==> flow/design.v <==
`timescale 1ns / 1ps
module BlockA(
	input a,
	input b,
	input c_in,
	output s,
	output g,
	output p
	);
assign s = a ^ b ^ c_in;
assign g = a & b;
assign p = a | b;
endmodule
module BlockB(
	input c_in,
	input G_ij,
	input G_jk,
	input P_ij,
	input P_jk,
	output c_pass,
	output c_out,
	output G_out,
	output P_out
	);
assign G_out = G_jk | (P_jk & G_ij);
assign P_out = P_jk & P_ij;
assign c_pass = c_in;
assign c_out = G_ij | (P_ij & c_in);
endmodule
`timescale 1ns / 1ps
module EightBitAdder(
    input [7:0] a,
    input [7:0] b,
	 input carry_in,
    output [7:0] s,
    output carry_out
    );
		wire c [0:14];
		wire g [0:14];
		wire p [0:14];
		assign c[14] = carry_in;
		assign carry_out = g[14]|(p[14]&carry_in);
		generate
		genvar i;
			for(i = 0; i<8; i = i+1)
			begin: Block_Generator
				BlockA A(
					.a(a[i]),
					.b(b[i]),
					.s(s[i]),
					.g(g[i]),
					.p(p[i]),
					.c_in(c[i])
					);
				if	(i < 7)
					BlockB B(
						.c_in(c[i+8]),
						.c_pass(c[2*i]),
						.c_out(c[2*i+1]),
						.G_ij(g[2*i]),
						.G_jk(g[2*i+1]),
						.G_out(g[i+8]),
						.P_ij(p[2*i]),
						.P_jk(p[2*i+1]),
						.P_out(p[i+8])
						);
			end
		endgenerate
endmodule
`timescale 1ns / 1ps
module AddSubCLA129Bits(
		input [128:0] a,
		input [128:0] b,
		input add_sub,
		output [128:0] s,
		output carry_out
		);
		wire c [0:254];
		wire g [0:254];
		wire p [0:254];
		wire b_add_sub [128:0];
		wire [1:0] g_con, p_con;
		wire c_con;
		assign carry_out = (g_con[1]|(p_con[1]&add_sub))^add_sub;
		generate
		genvar i;
			for(i = 0; i<129; i = i+1)
			begin: Block_Generator
				if (i < 128)
					BlockA A(
						.a(a[i]),
						.b(b_add_sub[i]),
						.s(s[i]),
						.g(g[i]),
						.p(p[i]),
						.c_in(c[i])
						);
				if	(i < 127)
					BlockB B(
						.c_in(c[i+128]),
						.c_pass(c[2*i]),
						.c_out(c[2*i+1]),
						.G_ij(g[2*i]),
						.G_jk(g[2*i+1]),
						.G_out(g[i+128]),
						.P_ij(p[2*i]),
						.P_jk(p[2*i+1]),
						.P_out(p[i+128])
						);
				assign b_add_sub[i] = b[i]^add_sub;
			end
		endgenerate
		BlockA LastBit_A(
			.a(a[128]),
			.b(b_add_sub[128]),
			.s(s[128]),
			.g(g_con[0]),
			.p(p_con[0]),
			.c_in(c_con)
			);
		BlockB B_08(
			.c_in(add_sub),
			.c_pass(c[254]),
			.c_out(c_con),
			.G_ij(g[254]),
			.G_jk(g_con[0]),
			.G_out(g_con[1]),
			.P_ij(p[254]),
			.P_jk(p_con[0]),
			.P_out(p_con[1])
			);
endmodule
`timescale 1ns / 1ps
module SequentialNonrestoringDivider128Bit(
    input [127:0] dividend_q,
    input [127:0] divisor_m,
    input clk,
	 input reset_n,
    output [127:0] quotient,
	 output [127:0] remainder,
	 output done
    );
	parameter [2:0] 	START = 3'b000,
							SHIFT = 3'b001,
							ACCUM = 3'b010,
							FIX_REMAINDER = 3'b011,
							DONE = 3'b100;
	reg [2:0] state;
	reg [7:0] count;
	reg [127:0] q_shift;
	reg [129:0] a_shift;
	reg add_sub_control;
	wire [129:0] add_sub_out;
	wire [7:0] count_plusone;
	EightBitAdder count_inc (
		.a(count),
		.b(8'b0),
		.carry_in(1'b1),
		.s(count_plusone),
		.carry_out()
		);
	wire add_sub_carry;
	AddSubCLA129Bits add_sub (
		.a(a_shift[128:0]), 
		.b({1'b0, divisor_m}), 
		.add_sub(add_sub_control), 
		.s(add_sub_out[128:0]), 
		.carry_out(add_sub_carry)
		);
	assign add_sub_out[129] = a_shift[129] ^ add_sub_carry;
	always @(posedge clk or negedge reset_n)
	begin
		if (!reset_n) 
			state <= START;
		else
		begin
			case (state)
				START: 			begin
									q_shift <= dividend_q;
									a_shift <= 130'h0;
									add_sub_control <= 1;
									count <= 8'h00;
									state <= SHIFT;
									end
				SHIFT: 			begin
									count <= count + 1;
									{a_shift, q_shift} <= {a_shift[128:0], q_shift, 1'b0};
									state <= ACCUM;
									end
				ACCUM:			begin
									a_shift <= add_sub_out[129:0];
									if (add_sub_out[129])
										begin
										add_sub_control <= 0;
										q_shift[0] <= 0;
										end
									else
										begin
										add_sub_control <= 1;
										q_shift[0] <= 1;
										end
									state <= (count == 8'b10000000)? FIX_REMAINDER : SHIFT;
									end
				FIX_REMAINDER:	begin
									if (a_shift[129])
										begin
										add_sub_control <= 0;
										a_shift <= add_sub_out[129:0];
										state <= FIX_REMAINDER;
										end
									else
										begin
										state <= DONE;
										end
									end
				DONE:				begin
									state <= DONE;
									end
			endcase
		end
	end
	assign done = state[2];
	assign quotient = q_shift;
	assign remainder = a_shift[127:0];
endmodule
Tool chain data of SequentialNonrestoringDivider128Bit
The steps from the RTL of SequentialNonrestoringDivider128Bit to its reports follow in flow order.
Lines are those of the file above, counted from 1.
Operators: Yosys type, input widths -> output width; for muxes data width and select width s.
Library cell names are shortened.
{"block": "setup", "top": "SequentialNonrestoringDivider128Bit", "clk_port": "clk", "library": "sky130hd", "corner": "tt_025C_1v80"}

Word level
Yosys after proc, flatten, opt, wreduce and memory -nomap, before mapping. Print and check cells are not counted. Equal cells are merged and count once.
{"block": "bits", "ff_bits": 270, "in_bits": 258, "out_inout_bits": 257, "elab_cells": 1324}
{"block": "classes", "addsub": 1, "n_eq": 6, "mux": 11, "bitwise": 1288, "reduce_logical": 11}
{"block": "ops", "op": "$pmux 130 s4", "n": 1}
{"block": "ops", "op": "$and 1x1->1", "n": 514}
{"block": "ops", "op": "$xor 1x1->1", "n": 388}
{"block": "ops", "op": "$or 1x1->1", "n": 386}
{"block": "ops", "op": "$pmux 127 s2", "n": 1}
{"block": "ops", "op": "$mux 130", "n": 1}
{"block": "ops", "op": "$pmux 8 s2", "n": 1}
{"block": "ops", "op": "$pmux 3 s5", "n": 1}
{"block": "ops", "op": "$add 8x1->8 const B", "n": 1}
{"block": "ops", "op": "$eq 8x8->1 const B", "n": 1}
{"block": "ops", "op": "$reduce_and 2->1", "n": 3}
{"block": "ops", "op": "$eq 3x2->1 const B", "n": 2}
{"block": "ops", "op": "$reduce_and 3->1", "n": 2}
{"block": "ops", "op": "$reduce_bool 3->1", "n": 2}
{"block": "ops", "op": "$pmux 1 s3", "n": 2}
{"block": "ops", "op": "$reduce_bool 5->1", "n": 1}
{"block": "ops", "op": "$reduce_bool 4->1", "n": 1}
{"block": "ops", "op": "$eq 3x1->1 const B", "n": 1}
{"block": "ops", "op": "$eq 3x3->1 const B", "n": 1}
{"block": "ops", "op": "$logic_not 3->1", "n": 1}
{"block": "ops", "op": "$mux 3", "n": 1}
{"block": "ops", "op": "$ne 2x2->1 const B", "n": 1}
{"block": "ops", "op": "$reduce_bool 2->1", "n": 1}
{"block": "ops", "op": "$mux 2", "n": 1}
{"block": "ops", "op": "$mux 1", "n": 2}

Depth
Depth = most cells in a row (Yosys ltp): at word level without a register or memory, in the mapped netlist without a sequential cell, where the memories' decode and read muxes count.
{"block": "logic_depth", "word_depth": 30, "abc_area": 1, "ltp_mapped": 30, "mapped_depth_nobuf": 28}

Netlist
The flow's flattened synthesis, as Yosys stat reports it; memories are mapped. The netlist is that of the ABC_AREA named above (0 if unset); the other value can give another one.
{"block": "by_type", "type": "edfxtp_1", "n": 267, "type_area_um2": 8017.69}
{"block": "by_type", "type": "ha_1", "n": 261, "type_area_um2": 3.27E+03}
{"block": "by_type", "type": "nand2_1", "n": 535, "type_area_um2": 2.01E+03}
{"block": "by_type", "type": "inv_1", "n": 393, "type_area_um2": 1.48E+03}
{"block": "by_type", "type": "xnor2_1", "n": 153, "type_area_um2": 1.34E+03}
{"block": "by_type", "type": "fa_1", "n": 63, "type_area_um2": 1261.21}
{"block": "by_type", "type": "buf_4", "n": 128, "type_area_um2": 960.922}
{"block": "by_type", "type": "o22ai_1", "n": 93, "type_area_um2": 581.808}
{"block": "by_type", "type": "xor2_1", "n": 43, "type_area_um2": 376.611}
{"block": "by_type", "type": "a21oi_1", "n": 50, "type_area_um2": 250.24}
{"block": "by_type", "type": "nor2_1", "n": 61, "type_area_um2": 228.97}
{"block": "by_type", "type": "nand3_1", "n": 45, "type_area_um2": 225.216}
{"block": "by_type", "type": "o21ai_0", "n": 42, "type_area_um2": 210.202}
{"block": "by_type", "type": "clkbuf_1", "n": 50, "type_area_um2": 187.68}
{"block": "by_type", "type": "a21o_1", "n": 16, "type_area_um2": 120.115}
{"block": "by_type", "type": "nor2_2", "n": 19, "type_area_um2": 118.864}
{"block": "by_type", "type": "o21bai_1", "n": 14, "type_area_um2": 105.101}
{"block": "by_type", "type": "a31oi_1", "n": 15, "type_area_um2": 93.84}
Other cell types: 27; their cells: 98.
{"block": "synth_totals", "mapped_cells": 2346, "area_um2": 21573.2, "seq_area_um2": 8092.8, "ff_cells": 270, "buffers": 199}

Path before layout
Path of least setup slack by OpenSTA after synthesis, without wires, with an ideal clock, recovery checks aside; 20% of the period is set as input and as output delay. Where synthesis merged equal registers, the netlist keeps one of their names.
{"block": "synth_timing", "path_type": "input-to-reg", "start": "input port reset_n", "end": "register a_shift[0]", "period_ps": 5500, "input_delay_ps": 1100, "setup_ps": 660, "launch_ps": 1100, "arrival_ps": 7439, "required_ps": 4840, "path_slack_ps": -2599, "delay_ps": 6999, "stages": 2, "path_buffers": 0, "period_less_setup_slack_ps": 8099}
"delay_ps" = arrival - input delay + setup time.
"stages" counts driving pins, that of a launching flip-flop among them; a cell with two outputs on the path counts twice.
"period_less_setup_slack_ps" is the clock period less the worst setup slack; recovery checks do not enter. This is arithmetic on one report: input and output delays are still those of the set period (20% each).
Between the ends stands the longest chain of elaborated cells between them, by number of cells; it is not shown to be the way that was timed. Of several equally long chains one is given.
Each line given opens the expression or statement behind the cell; cells for indexed reads and writes are added by Yosys, which also makes memories of some case tables.
At most two assigning lines are given for a register; there are more.
{"block": "synth_via", "cell_sequence": "nand2_1 > a21oi_1", "elab_chain_len": 1, "cone_cells": 1, "cone_lines": 0, "cone_classes": "1 x reduce/logical"}
{"block": "synth_rtl", "element": "from (decl)", "line": 138, "source": "input reset_n,"}
{"block": "synth_rtl", "element": "$reduce_and 3->1"}
{"block": "synth_rtl", "element": "to (assign)", "line": 191, "source": "a_shift <= add_sub_out[129:0];"}
{"block": "synth_rtl", "element": "to (assign)", "line": 208, "source": "a_shift <= add_sub_out[129:0];"}
{"block": "synth_rtl", "element": "to (decl)", "line": 151, "source": "reg [129:0] a_shift;"}

Path in the finished layout
Path of least setup slack in the final report of entry A (OpenROAD, finished layout, wires in). Where an end is a register, its clock arrival counts in the times.
The path's times are printed in steps of 10 ps; the period is the one set.
{"block": "layout_timing", "path_type": "reg-to-reg", "start": "register add_sub_control", "end": "register a_shift[119]", "period_ps": 6750, "setup_ps": 290, "launch_ps": 550, "arrival_ps": 4820, "required_ps": 7010, "path_slack_ps": 2180, "stages": 20, "path_buffers": 2}
Between the ends stands the longest chain of elaborated cells between them, by number of cells; it is not shown to be the way that was timed. Of several equally long chains one is given.
At most two assigning lines are given for a register; there are more.
{"block": "layout_via", "cell_sequence": "edfxtp_1 > buf_4 > buf_4 > xnor2_1 > ha_1 > nor4_1 > nand2_1 > inv_1 > nand2_1 > nor2_2 > nand2_4 > nand2_8 > nand2_4 > nand2_4 > nand2_1 > nand3_1 > a21oi_1 > fa_1 > xor2_1 > o22ai_1", "elab_chain_len": 28, "cone_cells": 713, "cone_lines": 9, "cone_classes": "2 x mux; 711 x logic"}
{"block": "layout_rtl", "element": "from (decl)", "line": 152, "source": "reg add_sub_control;"}
{"block": "layout_rtl", "element": "from (assign)", "line": 181, "source": "add_sub_control <= 1;"}
{"block": "layout_rtl", "element": "from (assign)", "line": 194, "source": "add_sub_control <= 0;"}
{"block": "layout_rtl", "element": "$xor 1x1->1", "line": 110, "source": "assign b_add_sub[i] = b[i]^add_sub;"}
{"block": "layout_rtl", "element": "$or 1x1->1", "line": 12, "source": "assign p = a | b;"}
{"block": "layout_rtl", "element": "$and 1x1->1", "line": 25, "source": "assign G_out = G_jk | (P_jk & G_ij);"}
{"block": "layout_rtl", "element": "$or 1x1->1", "line": 25}
{"block": "layout_rtl", "element": "$and 1x1->1", "line": 25}
{"block": "layout_rtl", "element": "$or 1x1->1", "line": 25}
{"block": "layout_rtl", "element": "$and 1x1->1", "line": 25}
{"block": "layout_rtl", "element": "(+14 left out)"}
{"block": "layout_rtl", "element": "$and 1x1->1", "line": 28, "source": "assign c_out = G_ij | (P_ij & c_in);"}
{"block": "layout_rtl", "element": "$or 1x1->1", "line": 28}
{"block": "layout_rtl", "element": "$and 1x1->1", "line": 28}
{"block": "layout_rtl", "element": "$or 1x1->1", "line": 28}
{"block": "layout_rtl", "element": "$xor 1x1->1", "line": 10, "source": "assign s = a ^ b ^ c_in;"}
{"block": "layout_rtl", "element": "$mux 130", "line": 205, "source": "if (a_shift[129])"}
{"block": "layout_rtl", "element": "$pmux 130 s4", "line": 177, "source": "case (state)"}
{"block": "layout_rtl", "element": "to (assign)", "line": 191, "source": "a_shift <= add_sub_out[129:0];"}
{"block": "layout_rtl", "element": "to (assign)", "line": 208, "source": "a_shift <= add_sub_out[129:0];"}
{"block": "layout_rtl", "element": "to (decl)", "line": 151, "source": "reg [129:0] a_shift;"}

==> results <==
Below are 3 stored runs of the flow (Yosys, OpenROAD; platform sky130hd) on SequentialNonrestoringDivider128Bit, each with its settings and what was measured, unordered. Constraints: input delay and output delay 20% of the set period each, output load 0.01 pF.
"worst_path_time_ps" = time allowed to the worst setup path (clock period - input delay - output delay, where it has them) - its slack; a late launch clock adds to it, a late capture clock takes from it.
"power.total_mw" rests on the timing tool's default activity at the inputs, not on a simulated workload.
"worst_path_time_ps" is given in steps of 10 ps.

{"run": "entry A", "settings": { "ABC_AREA": 1, "CAP_MARGIN": 20, "CORE_UTILIZATION": 54, "PLACE_DENSITY_LB_ADDON": 0.25, "TNS_END_PERCENT": 55, "period_ns": 6.75, "CORE_MARGIN": 2, "SLEW_MARGIN": 20 }, "results": { "design.die.area_um2": 41565.0, "ys_area_um2": 21573.2, "worst_path_time_ps": 4570, "timing.worst_path_kind": "reg-to-reg", "hold_ws_ps": 546, "final_cell_area_um2": 27330.0, "worst_setup_slack_ps": 2183, "power.total_mw": 4.629 }}
{"run": "entry B", "settings": { "ABC_AREA": 0, "CELL_PAD_IN_SITES_DETAIL_PLACEMENT": 1, "CELL_PAD_IN_SITES_GLOBAL_PLACEMENT": 2, "CORE_ASPECT_RATIO": 1.93, "CORE_UTILIZATION": 71, "CTS_CLUSTER_DIAMETER": 232, "CTS_CLUSTER_SIZE": 92, "GPL_ROUTABILITY_DRIVEN": 1, "GPL_TIMING_DRIVEN": 0, "MAX_ROUTING_LAYER": "met4", "PLACE_DENSITY_LB_ADDON": 0.24, "TNS_END_PERCENT": 35, "period_ns": 5.88, "CAP_MARGIN": 20, "CORE_MARGIN": 2, "SLEW_MARGIN": 20 }, "outcome": "not finished: placement ended with error FLW-0024"}
{"run": "entry C", "settings": { "CORE_UTILIZATION": 40, "period_ns": 5.5, "CAP_MARGIN": 20, "CORE_MARGIN": 2, "SLEW_MARGIN": 20 }, "results": { "design.die.area_um2": 55255.6, "ys_area_um2": 21356.7, "worst_path_time_ps": 4080, "timing.worst_path_kind": "input-to-reg", "hold_ws_ps": 535, "final_cell_area_um2": 27970.6, "worst_setup_slack_ps": 323, "power.total_mw": 5.206 }}
